==> flow/design.v <==
module ahb (
            hclk
           ,hresetn
           ,htrans
           ,haddr
           ,hwdata
           ,hready_in
           ,hsel
           ,hwrite
           ,hsize
           ,hresp
           ,hready_out
           ,hrdata
           ,frame_num    
           ,sample_in_frame
           ,com_2_ovl
           ,max_point_fft_core
           ,alpha
           ,quarter
           ,fft_num
           ,fft_stage_number
           ,mel_num
           ,cep_num
           ,trigger
           );
input hclk;                       
input hresetn;                    
input [1:0]htrans;
input [11:0]haddr;
input [31:0]hwdata;
input hready_in;
input hsel;
input hwrite;
input [2:0]hsize;
output [1:0]hresp;
output hready_out;
output [31:0]hrdata; 
output [31:0]frame_num;            
output [31:0]sample_in_frame;      
output [31:0]com_2_ovl;            
output [31:0]max_point_fft_core;   
output [31:0]alpha;                
output [31:0]quarter;              
output [31:0]fft_num;              
output [31:0]fft_stage_number;     
output [31:0]mel_num;              
output [31:0]cep_num;              
output trigger;                    
wire hclk;
wire hresetn;
wire [1:0]htrans;
wire [11:0]haddr;
wire [31:0]hwdata;
wire hready_in;
wire hsel;
wire hwrite;
wire [2:0]hsize;
wire [1:0]hresp;
wire hready_out;
reg [31:0]hrdata; 
reg [31:0]frame_num;
reg [31:0]sample_in_frame;
reg [31:0]com_2_ovl;
reg [31:0]max_point_fft_core;
reg [31:0]alpha;
reg [31:0]quarter;
reg [31:0]fft_num;
reg [31:0]fft_stage_number;
reg [31:0]mel_num;
reg [31:0]cep_num;
reg [31:0]trigger_reg;
wire trigger;
reg wr_frame_num_sel;          
reg wr_sample_in_frame_sel;
reg wr_com_2_ovl_sel;
reg wr_max_point_fft_core_sel;
reg wr_alpha_sel;
reg wr_quarter_sel;
reg wr_fft_num_sel;
reg wr_fft_stage_number_sel;
reg wr_mel_num_sel;
reg wr_cep_num_sel;
reg wr_trigger_sel;
wire rd_frame_num_sel;
wire rd_sample_in_frame_sel;
wire rd_com_2_ovl_sel;
wire rd_max_point_fft_core_sel;
wire rd_alpha_sel;
wire rd_quarter_sel;
wire rd_fft_num_sel;
wire rd_fft_stage_number_sel;
wire rd_mel_num_sel;
wire rd_cep_num_sel;
wire rd_trigger_sel;
wire [31:0]nxt_frame_num;
wire [31:0]nxt_sample_in_frame;
wire [31:0]nxt_com_2_ovl;
wire [31:0]nxt_max_point_fft_core;
wire [31:0]nxt_alpha;
wire [31:0]nxt_quarter;
wire [31:0]nxt_fft_num;
wire [31:0]nxt_fft_stage_number;
wire [31:0]nxt_mel_num;
wire [31:0]nxt_cep_num;
wire [31:0]nxt_trigger_reg;
reg [2:0]temp_hsize;
wire [10:0]rd_sel_reg;
reg [31:0]nxt_hrdata;
wire wr_en;
wire rd_en;
assign wr_en = htrans[1] & hready_in & hsel & hwrite;
assign rd_en = htrans[1] & hready_in & hsel & ~hwrite;
always @(posedge hclk or negedge hresetn) begin
  if (!hresetn) begin
    wr_frame_num_sel <= 1'b0; 
  end
  else begin
    if (wr_en && (haddr[11:0] == 12'h000)) begin      
      wr_frame_num_sel <= 1'b1;
    end
    else begin
      wr_frame_num_sel <= 1'b0;
    end        
  end        
end        
always @(posedge hclk or negedge hresetn) begin
  if (!hresetn) begin
    wr_sample_in_frame_sel <= 1'b0; 
  end
  else begin
    if (wr_en && (haddr[11:0] == 12'h001)) begin      
      wr_sample_in_frame_sel <= 1'b1;
    end
    else begin
      wr_sample_in_frame_sel <= 1'b0;
    end        
  end        
end        
always @(posedge hclk or negedge hresetn) begin
  if (!hresetn) begin
    wr_com_2_ovl_sel <= 1'b0; 
  end
  else begin
    if (wr_en && (haddr[11:0] == 12'h002)) begin      
      wr_com_2_ovl_sel <= 1'b1;
    end
    else begin
      wr_com_2_ovl_sel <= 1'b0;
    end        
  end        
end        
always @(posedge hclk or negedge hresetn) begin
  if (!hresetn) begin
    wr_max_point_fft_core_sel <= 1'b0; 
  end
  else begin
    if (wr_en && (haddr[11:0] == 12'h003)) begin      
      wr_max_point_fft_core_sel <= 1'b1;
    end
    else begin
      wr_max_point_fft_core_sel <= 1'b0;
    end        
  end        
end        
always @(posedge hclk or negedge hresetn) begin
  if (!hresetn) begin
    wr_alpha_sel <= 1'b0; 
  end
  else begin
    if (wr_en && (haddr[11:0] == 12'h004)) begin      
      wr_alpha_sel <= 1'b1;
    end
    else begin
      wr_alpha_sel <= 1'b0;
    end        
  end        
end        
always @(posedge hclk or negedge hresetn) begin
  if (!hresetn) begin
    wr_quarter_sel <= 1'b0; 
  end
  else begin
    if (wr_en && (haddr[11:0] == 12'h005)) begin      
      wr_quarter_sel <= 1'b1;
    end
    else begin
      wr_quarter_sel <= 1'b0;
    end        
  end        
end        
always @(posedge hclk or negedge hresetn) begin
  if (!hresetn) begin
    wr_fft_num_sel <= 1'b0; 
  end
  else begin
    if (wr_en && (haddr[11:0] == 12'h006)) begin      
      wr_fft_num_sel <= 1'b1;
    end
    else begin
      wr_fft_num_sel <= 1'b0;
    end        
  end        
end        
always @(posedge hclk or negedge hresetn) begin
  if (!hresetn) begin
    wr_fft_stage_number_sel <= 1'b0; 
  end
  else begin
    if (wr_en && (haddr[11:0] == 12'h007)) begin      
      wr_fft_stage_number_sel <= 1'b1;
    end
    else begin
      wr_fft_stage_number_sel <= 1'b0;
    end        
  end        
end        
always @(posedge hclk or negedge hresetn) begin
  if (!hresetn) begin
    wr_mel_num_sel <= 1'b0; 
  end
  else begin
    if (wr_en && (haddr[11:0] == 12'h008)) begin      
      wr_mel_num_sel <= 1'b1;
    end
    else begin
      wr_mel_num_sel <= 1'b0;
    end        
  end        
end        
always @(posedge hclk or negedge hresetn) begin
  if (!hresetn) begin
    wr_cep_num_sel <= 1'b0; 
  end
  else begin
    if (wr_en && (haddr[11:0] == 12'h009)) begin      
      wr_cep_num_sel <= 1'b1;
    end
    else begin
      wr_cep_num_sel <= 1'b0;
    end        
  end        
end        
always @(posedge hclk or negedge hresetn) begin
  if (!hresetn) begin
    wr_trigger_sel <= 1'b0; 
  end
  else begin
    if (wr_en && (haddr[11:0] == 12'h00a)) begin      
      wr_trigger_sel <= 1'b1;
    end
    else begin
      wr_trigger_sel <= 1'b0;
    end        
  end        
end        
assign rd_frame_num_sel =          (rd_en & (haddr[11:0] == 12'h000))? 1'b1:1'b0;
assign rd_sample_in_frame_sel =    (rd_en & (haddr[11:0] == 12'h001))? 1'b1:1'b0;
assign rd_com_2_ovl_sel =          (rd_en & (haddr[11:0] == 12'h002))? 1'b1:1'b0;
assign rd_max_point_fft_core_sel = (rd_en & (haddr[11:0] == 12'h003))? 1'b1:1'b0;
assign rd_alpha_sel =              (rd_en & (haddr[11:0] == 12'h004))? 1'b1:1'b0;
assign rd_quarter_sel =            (rd_en & (haddr[11:0] == 12'h005))? 1'b1:1'b0;
assign rd_fft_num_sel =            (rd_en & (haddr[11:0] == 12'h006))? 1'b1:1'b0;
assign rd_fft_stage_number_sel =   (rd_en & (haddr[11:0] == 12'h007))? 1'b1:1'b0;
assign rd_mel_num_sel =            (rd_en & (haddr[11:0] == 12'h008))? 1'b1:1'b0;
assign rd_cep_num_sel =            (rd_en & (haddr[11:0] == 12'h009))? 1'b1:1'b0;
assign rd_trigger_sel =            (rd_en & (haddr[11:0] == 12'h00a))? 1'b1:1'b0;
always @(posedge hclk or negedge hresetn) begin
  if (!hresetn) begin
    temp_hsize <= 3'b0; 
  end
  else begin
    temp_hsize <= hsize; 
  end
end        
assign nxt_frame_num =          (wr_frame_num_sel &          (temp_hsize == 2'h2))? hwdata[31:0]:frame_num;
assign nxt_sample_in_frame =    (wr_sample_in_frame_sel &    (temp_hsize == 2'h2))? hwdata[31:0]:sample_in_frame;
assign nxt_com_2_ovl =          (wr_com_2_ovl_sel &          (temp_hsize == 2'h2))? hwdata[31:0]:com_2_ovl;
assign nxt_max_point_fft_core = (wr_max_point_fft_core_sel & (temp_hsize == 2'h2))? hwdata[31:0]:max_point_fft_core;
assign nxt_alpha =              (wr_alpha_sel &              (temp_hsize == 2'h2))? hwdata[31:0]:alpha;
assign nxt_quarter =            (wr_quarter_sel &            (temp_hsize == 2'h2))? hwdata[31:0]:quarter;
assign nxt_fft_num =            (wr_fft_num_sel &            (temp_hsize == 2'h2))? hwdata[31:0]:fft_num;
assign nxt_fft_stage_number =   (wr_fft_stage_number_sel &   (temp_hsize == 2'h2))? hwdata[31:0]:fft_stage_number;
assign nxt_mel_num =            (wr_mel_num_sel &            (temp_hsize == 2'h2))? hwdata[31:0]:mel_num;
assign nxt_cep_num =            (wr_cep_num_sel &            (temp_hsize == 2'h2))? hwdata[31:0]:cep_num;
assign nxt_trigger_reg =        (wr_trigger_sel &            (temp_hsize == 2'h2))? {31'b0,hwdata[0]}:trigger_reg;
always @(posedge hclk or negedge hresetn) begin
  if (!hresetn) begin
    frame_num <= 32'b0; 
  end
  else begin
    frame_num <= nxt_frame_num;
  end        
end        
always @(posedge hclk or negedge hresetn) begin
  if (!hresetn) begin
    sample_in_frame <= 32'b0; 
  end
  else begin
    sample_in_frame <= nxt_sample_in_frame;
  end        
end        
always @(posedge hclk or negedge hresetn) begin
  if (!hresetn) begin
    com_2_ovl <= 32'b0; 
  end
  else begin
    com_2_ovl <= nxt_com_2_ovl;
  end        
end        
always @(posedge hclk or negedge hresetn) begin
  if (!hresetn) begin
    max_point_fft_core <= 32'b0; 
  end
  else begin
    max_point_fft_core <= nxt_max_point_fft_core;
  end        
end        
always @(posedge hclk or negedge hresetn) begin
  if (!hresetn) begin
    alpha <= 32'b0; 
  end
  else begin
    alpha <= nxt_alpha;
  end        
end        
always @(posedge hclk or negedge hresetn) begin
  if (!hresetn) begin
    quarter <= 32'b0; 
  end
  else begin
    quarter <= nxt_quarter;
  end        
end        
always @(posedge hclk or negedge hresetn) begin
  if (!hresetn) begin
    fft_num <= 32'b0; 
  end
  else begin
    fft_num <= nxt_fft_num;
  end        
end        
always @(posedge hclk or negedge hresetn) begin
  if (!hresetn) begin
    fft_stage_number <= 32'b0; 
  end
  else begin
    fft_stage_number <= nxt_fft_stage_number;
  end        
end        
always @(posedge hclk or negedge hresetn) begin
  if (!hresetn) begin
    mel_num <= 32'b0; 
  end
  else begin
    mel_num <= nxt_mel_num;
  end        
end        
always @(posedge hclk or negedge hresetn) begin
  if (!hresetn) begin
    cep_num <= 32'b0; 
  end
  else begin
    cep_num <= nxt_cep_num;
  end        
end        
always @(posedge hclk or negedge hresetn) begin
  if (!hresetn) begin
    trigger_reg <= 32'b0; 
  end
  else begin
    trigger_reg <= nxt_trigger_reg;
  end        
end        
assign trigger = trigger_reg[0];
assign rd_sel_reg = {rd_trigger_sel,rd_cep_num_sel,rd_mel_num_sel,rd_fft_stage_number_sel,rd_fft_num_sel,rd_quarter_sel,rd_alpha_sel,rd_max_point_fft_core_sel,rd_com_2_ovl_sel,rd_sample_in_frame_sel,rd_frame_num_sel}; 
always @(rd_sel_reg or nxt_frame_num or nxt_sample_in_frame or nxt_com_2_ovl or nxt_max_point_fft_core or nxt_alpha or nxt_quarter or nxt_fft_num or nxt_fft_stage_number or nxt_mel_num or nxt_cep_num or nxt_trigger_reg) begin
  case (rd_sel_reg)
    11'b000_0000_0001: nxt_hrdata = nxt_frame_num;
    11'b000_0000_0010: nxt_hrdata = nxt_sample_in_frame;
    11'b000_0000_0100: nxt_hrdata = nxt_com_2_ovl;
    11'b000_0000_1000: nxt_hrdata = nxt_max_point_fft_core;
    11'b000_0001_0000: nxt_hrdata = nxt_alpha;
    11'b000_0010_0000: nxt_hrdata = nxt_quarter;
    11'b000_0100_0000: nxt_hrdata = nxt_fft_num;
    11'b000_1000_0000: nxt_hrdata = nxt_fft_stage_number;
    11'b001_0000_0000: nxt_hrdata = nxt_mel_num;
    11'b010_0000_0000: nxt_hrdata = nxt_cep_num;
    11'b100_0000_0000: nxt_hrdata = {31'b0, nxt_trigger_reg[0]};
    default:           nxt_hrdata = 32'b0;
  endcase        
end        
always @(posedge hclk or negedge hresetn) begin
  if (!hresetn) begin
    hrdata <= 32'b0; 
  end
  else begin
    hrdata <= nxt_hrdata;
  end        
end        
assign hresp = 2'b0;
assign hready_out = 1'b1;
endmodule
# ---- From RTL to reports: ahb
# Each step is given for the RTL above and for the edited RTL.
# "before" refers to lines of the RTL above, "after" to lines of the edited file.
# "diff": "after" minus "before" as printed here.
# Library cell names are shortened.
# Not given: -
dict set report design {
  design {ahb}
  clock_port {hclk}
  library {sky130hd}
  corner {tt_025C_1v80}
}

# ---- The edit
# The edit as a unified diff against the file above.
# This change comes from a script, not from a designer. The edited design behaves differently; no optimisation was intended.
# begin of diff
@@ -278,5 +278,7 @@
 assign nxt_max_point_fft_core = (wr_max_point_fft_core_sel & (temp_hsize == 2'h2))? hwdata[31:0]:max_point_fft_core;
 assign nxt_alpha =              (wr_alpha_sel &              (temp_hsize == 2'h2))? hwdata[31:0]:alpha;
-assign nxt_quarter =            (wr_quarter_sel &            (temp_hsize == 2'h2))? hwdata[31:0]:quarter;
+reg [31:0] nxt_quarter_ff;
+always @(posedge hclk) nxt_quarter_ff <=            (wr_quarter_sel &            (temp_hsize == 2'h2))? hwdata[31:0]:quarter;
+assign nxt_quarter = nxt_quarter_ff;
 assign nxt_fft_num =            (wr_fft_num_sel &            (temp_hsize == 2'h2))? hwdata[31:0]:fft_num;
 assign nxt_fft_stage_number =   (wr_fft_stage_number_sel &   (temp_hsize == 2'h2))? hwdata[31:0]:fft_stage_number;
# end of diff

# ---- Elaborated design
# Counts by Yosys on the flattened word-level netlist (proc, flatten, opt, wreduce; memories kept). Register bits leave out memories and registers merged into their read ports (data or address); mux counts leave out enables and synchronous resets folded into registers. Print and check cells are left out. Cells with the same type and inputs are merged into one.
# item before after diff
set word_totals {}
lappend word_totals {ff_bits 367 399 32}
lappend word_totals {inputBits 54 54 0}
lappend word_totals {output_inout_bits 356 356 0}
lappend word_totals {elab_cells 119 120 1}
# item before after diff
set classes {}
lappend classes {eq_ne 22 22 0}
lappend classes {muxes 34 34 0}
lappend classes {n_logic 27 27 0}
lappend classes {reduce_logical 12 12 0}
# Unchanged operator kinds not shown: 23.

# ---- Logic depth
# Yosys ltp: most cells in a row. Word level: on the elaborated netlist, between registers, memories and ports. Mapped: between sequential cells and ports; inverters and the memories' decode and read muxes count.
# item before after diff
set logic_depth {}
lappend logic_depth {word_depth 7 7 0}
lappend logic_depth {ABC_AREA 0 0 -}
lappend logic_depth {mapped_depth 9 9 0}
lappend logic_depth {depth_no_buf 5 5 0}

# ---- Mapped cells and area
# The flow's flattened synthesis, as Yosys stat reports it; memories are mapped. The netlist is that of the ABC_AREA named above (0 if unset); the other value can give another one.
# cell before after diff
set by_type {}
lappend by_type {a22o_1 83 1 -82}
lappend by_type {inv_1 26 100 74}
lappend by_type {mux2i_1 26 100 74}
lappend by_type {nand2b_1 0 68 68}
lappend by_type {mux2_2 274 217 -57}
lappend by_type {a2111o_1 56 2 -54}
lappend by_type {and2_1 51 10 -41}
lappend by_type {nand2_1 5 43 38}
lappend by_type {dfxtp_1 0 32 32}
lappend by_type {o22ai_1 13 40 27}
lappend by_type {a221oi_1 3 26 23}
lappend by_type {buf_2 32 52 20}
lappend by_type {nand4_1 8 28 20}
lappend by_type {mux2_4 17 4 -13}
lappend by_type {o2111ai_1 0 13 13}
lappend by_type {clkbuf_1 41 29 -12}
lappend by_type {a22oi_1 1 8 7}
lappend by_type {a2111oi_2 0 7 7}
# Unchanged cell types not shown: 7.
# Not every row of either side is listed.
# item before after diff
set synth_totals {}
lappend synth_totals {stdcells 1100 1271 171}
lappend synth_totals {area_um2 15862.7 16718.5 855.8}
lappend synth_totals {sequential_area_um2 9183.8 9824.4 640.6}
lappend synth_totals {flip_flops 367 399 32}
lappend synth_totals {buffers 93 106 13}

# ---- Worst setup path after synthesis
# OpenSTA on the mapped netlist: ideal clock, no wires. The path of least setup slack (recovery checks aside). Input and output delay are each 20% of the period. Register names are those of the netlist, which keeps one name where synthesis merged equal registers.
# item before after diff
set synth_path {}
lappend synth_path {kind in2reg in2reg -}
lappend synth_path {from {input port hsel} {input port hsel} -}
lappend synth_path {to {register hrdata[19]} {register hrdata[25]} -}
lappend synth_path {period_ns 10.0 10.0 0.0}
lappend synth_path {in_delay_ns 2.000 2.000 0.000}
lappend synth_path {setup_time_ns 0.129 0.145 0.016}
lappend synth_path {launch_ns 2.000 2.000 0.000}
lappend synth_path {arrival_ns 3.799 3.454 -0.345}
lappend synth_path {t_required_ns 9.871 9.855 -0.016}
lappend synth_path {path_slack_ns 6.073 6.401 0.328}
lappend synth_path {delay_ns 1.928 1.599 -0.329}
lappend synth_path {driving_pins 8 9 1}
lappend synth_path {n_path_buf 3 4 1}
lappend synth_path {synth_period_reached_ns 3.927 3.599 -0.328}
# "delay_ns" is the arrival time less input delay plus setup time.
# "driving_pins": output pins that drive a net of the path, with the launching flip-flop's if there is one; two outputs of one cell count as two.
# "synth_period_reached_ns" is the clock period less the worst setup slack; recovery checks do not enter. This is arithmetic on one report: input and output delays are still those of the set period (20% each).
# The rows between start and end are the longest chain of elaborated cells between them; the timing report does not say that the signal goes this way. Where chains are equally long, one stands for them.
# Each line given opens the expression or statement behind the cell; cells for indexed reads and writes are added by Yosys, which also makes memories of some case tables.
dict set report synth_between_before {
  path_cell_list {and4b_1 -> clkbuf_1 -> and4_1 -> clkbuf_1 -> buf_2 -> a22o_1 -> a2111o_1 -> a2111o_1}
  elab_chain_cells 6
  cells_between 36
  classes_between {eq/ne (11); mux (12); logic (13)}
}
# item line
set synth_lines_before {}
lappend synth_lines_before {{start, declared} 32} ;# input hsel;
lappend synth_lines_before {{AND 1 bit x2} 112} ;# assign rd_en = htrans[1] & hready_in & hsel & ~hwrite;
lappend synth_lines_before {{AND 1 bit} 256} ;# assign rd_frame_num_sel =          (rd_en & (haddr[11:0] == 12'h000))? 1'b1:1'b0;
lappend synth_lines_before {{two-way mux 1 bit} 256}
lappend synth_lines_before {{== test 11 bit} 377} ;# case (rd_sel_reg)
lappend synth_lines_before {{parallel mux 32 bit (select 11 bit)} 377}
lappend synth_lines_before {{end, assigned} 394} ;# hrdata <= 32'b0;
lappend synth_lines_before {{end, assigned} 397} ;# hrdata <= nxt_hrdata;
lappend synth_lines_before {{end, declared} 37} ;# output [31:0]hrdata;
dict set report synth_between_after {
  path_cell_list {and4b_1 -> buf_2 -> buf_2 -> nand4_1 -> buf_2 -> clkbuf_1 -> o22ai_1 -> a221oi_1 -> o2111ai_1}
  elab_chain_cells 6
  cells_between 36
  classes_between {eq/ne (11); mux (12); logic (13)}
}
# item line
set synth_lines_after {}
lappend synth_lines_after {{start, declared} 32} ;# input hsel;
lappend synth_lines_after {{AND 1 bit x2} 112} ;# assign rd_en = htrans[1] & hready_in & hsel & ~hwrite;
lappend synth_lines_after {{AND 1 bit} 256} ;# assign rd_frame_num_sel =          (rd_en & (haddr[11:0] == 12'h000))? 1'b1:1'b0;
lappend synth_lines_after {{two-way mux 1 bit} 256}
lappend synth_lines_after {{== test 11 bit} 379} ;# case (rd_sel_reg)
lappend synth_lines_after {{parallel mux 32 bit (select 11 bit)} 379}
lappend synth_lines_after {{end, assigned} 396} ;# hrdata <= 32'b0;
lappend synth_lines_after {{end, assigned} 399} ;# hrdata <= nxt_hrdata;
lappend synth_lines_after {{end, declared} 37} ;# output [31:0]hrdata;

# ---- Path in the finished layout
# From the final timing report of each run of set A: the path of least setup slack in the routed layout; clock arrival at registers is part of the times.
# item before after diff
set layout_path {}
lappend layout_path {kind in2reg in2reg -}
lappend layout_path {from {input port haddr[3]} {input port haddr[1]} -}
lappend layout_path {to {register hrdata[24]} {register hrdata[7]} -}
lappend layout_path {period_ns 4.44 4.44 0.00}
lappend layout_path {in_delay_ns 0.89 0.89 0.00}
lappend layout_path {setup_time_ns 0.06 0.08 0.02}
lappend layout_path {launch_ns 0.89 0.89 0.00}
lappend layout_path {arrival_ns 3.74 3.63 -0.11}
lappend layout_path {t_required_ns 4.91 4.92 0.01}
lappend layout_path {path_slack_ns 1.16 1.29 0.13}
lappend layout_path {driving_pins 6 7 1}
lappend layout_path {n_path_buf 1 2 1}
# The rows between start and end are the longest chain of elaborated cells between them; the timing report does not say that the signal goes this way. Where chains are equally long, one stands for them.
dict set report layout_between_before {
  path_cell_list {clkdlybuf4s50_1 -> nor4bb_1 -> and4_2 -> a22o_1 -> a2111o_1 -> a2111o_1}
  elab_chain_cells 5
  cells_between 45
  classes_between {eq/ne (21); mux (12); logic (11); reduce/logical (1)}
}
# item line
set layout_lines_before {}
lappend layout_lines_before {{start, declared} 29} ;# input [11:0]haddr;
lappend layout_lines_before {{logical NOT 12 bit} 256} ;# assign rd_frame_num_sel =          (rd_en & (haddr[11:0] == 12'h000))? 1'b1:1'b0;
lappend layout_lines_before {{AND 1 bit} 256}
lappend layout_lines_before {{two-way mux 1 bit} 256}
lappend layout_lines_before {{== test 11 bit} 377} ;# case (rd_sel_reg)
lappend layout_lines_before {{parallel mux 32 bit (select 11 bit)} 377}
lappend layout_lines_before {{end, assigned} 394} ;# hrdata <= 32'b0;
lappend layout_lines_before {{end, assigned} 397} ;# hrdata <= nxt_hrdata;
lappend layout_lines_before {{end, declared} 37} ;# output [31:0]hrdata;
dict set report layout_between_after {
  path_cell_list {clkdlybuf4s50_1 -> nor4bb_1 -> nand4_1 -> buf_4 -> o22ai_1 -> a221oi_1 -> o2111ai_1}
  elab_chain_cells 5
  cells_between 45
  classes_between {eq/ne (21); mux (12); logic (11); reduce/logical (1)}
}
# item line
set layout_lines_after {}
lappend layout_lines_after {{start, declared} 29} ;# input [11:0]haddr;
lappend layout_lines_after {{logical NOT 12 bit} 256} ;# assign rd_frame_num_sel =          (rd_en & (haddr[11:0] == 12'h000))? 1'b1:1'b0;
lappend layout_lines_after {{AND 1 bit} 256}
lappend layout_lines_after {{two-way mux 1 bit} 256}
lappend layout_lines_after {{== test 11 bit} 379} ;# case (rd_sel_reg)
lappend layout_lines_after {{parallel mux 32 bit (select 11 bit)} 379}
lappend layout_lines_after {{end, assigned} 396} ;# hrdata <= 32'b0;
lappend layout_lines_after {{end, assigned} 399} ;# hrdata <= nxt_hrdata;
lappend layout_lines_after {{end, declared} 37} ;# output [31:0]hrdata;

# ---- Layout results
# Runs of the flow (Yosys, OpenROAD) on both versions; the two runs of a pair have the same settings. The constraints put input and output delay at 20% of the set period each and load the outputs with 0.01 pF.
dict set report settings_set_A {
  CORE_UTILIZATION 40
  period_ns 4.44
  CAP_MARGIN 20
  CORE_MARGIN 2
  SLEW_MARGIN 20
}
# item before after diff
set measured_set_A {}
lappend measured_set_A {ys_area_um2 15862.7 16718.5 855.8}
lappend measured_set_A {die_area_um2 41265.9 43447.2 2181.3}
lappend measured_set_A {final_stdcell_area_um2 21598.2 22611.7 1013.5}
lappend measured_set_A {timing.setup.ws_ns 1.163 1.293 0.130}
lappend measured_set_A {fin_power_uw 6600 7374 774}
lappend measured_set_A {achieved_period_ns 3.277 3.147 -0.130}
dict set report settings_set_B {
  ABC_AREA 1
  CELL_PAD_IN_SITES_DETAIL_PLACEMENT 0
  CORE_MARGIN 7
  CORE_UTILIZATION 27
  CTS_CLUSTER_SIZE 68
  PLACE_DENSITY_LB_ADDON 0.23
  SETUP_SLACK_MARGIN -0.39
  TNS_END_PERCENT 80
  period_ns 3.94
  CAP_MARGIN 20
  SLEW_MARGIN 20
}
# item before after diff
set measured_set_B {}
lappend measured_set_B {ys_area_um2 16363.2 16664.7 301.5}
lappend measured_set_B {die_area_um2 67693.6 68872.1 1178.5}
lappend measured_set_B {final_stdcell_area_um2 22910.7 23461.3 550.6}
lappend measured_set_B {timing.setup.ws_ns 1.042 1.232 0.190}
lappend measured_set_B {fin_power_uw 8205 9046 841}
lappend measured_set_B {achieved_period_ns 2.898 2.708 -0.190}
# "achieved_period_ns" is the run's clock period less its worst setup slack. It is reckoned from that one timing run; input and output delays stay at 20% of the period that was set.
# "fin_power_uw": no workload was simulated; the value follows from the tool's default switching activity.
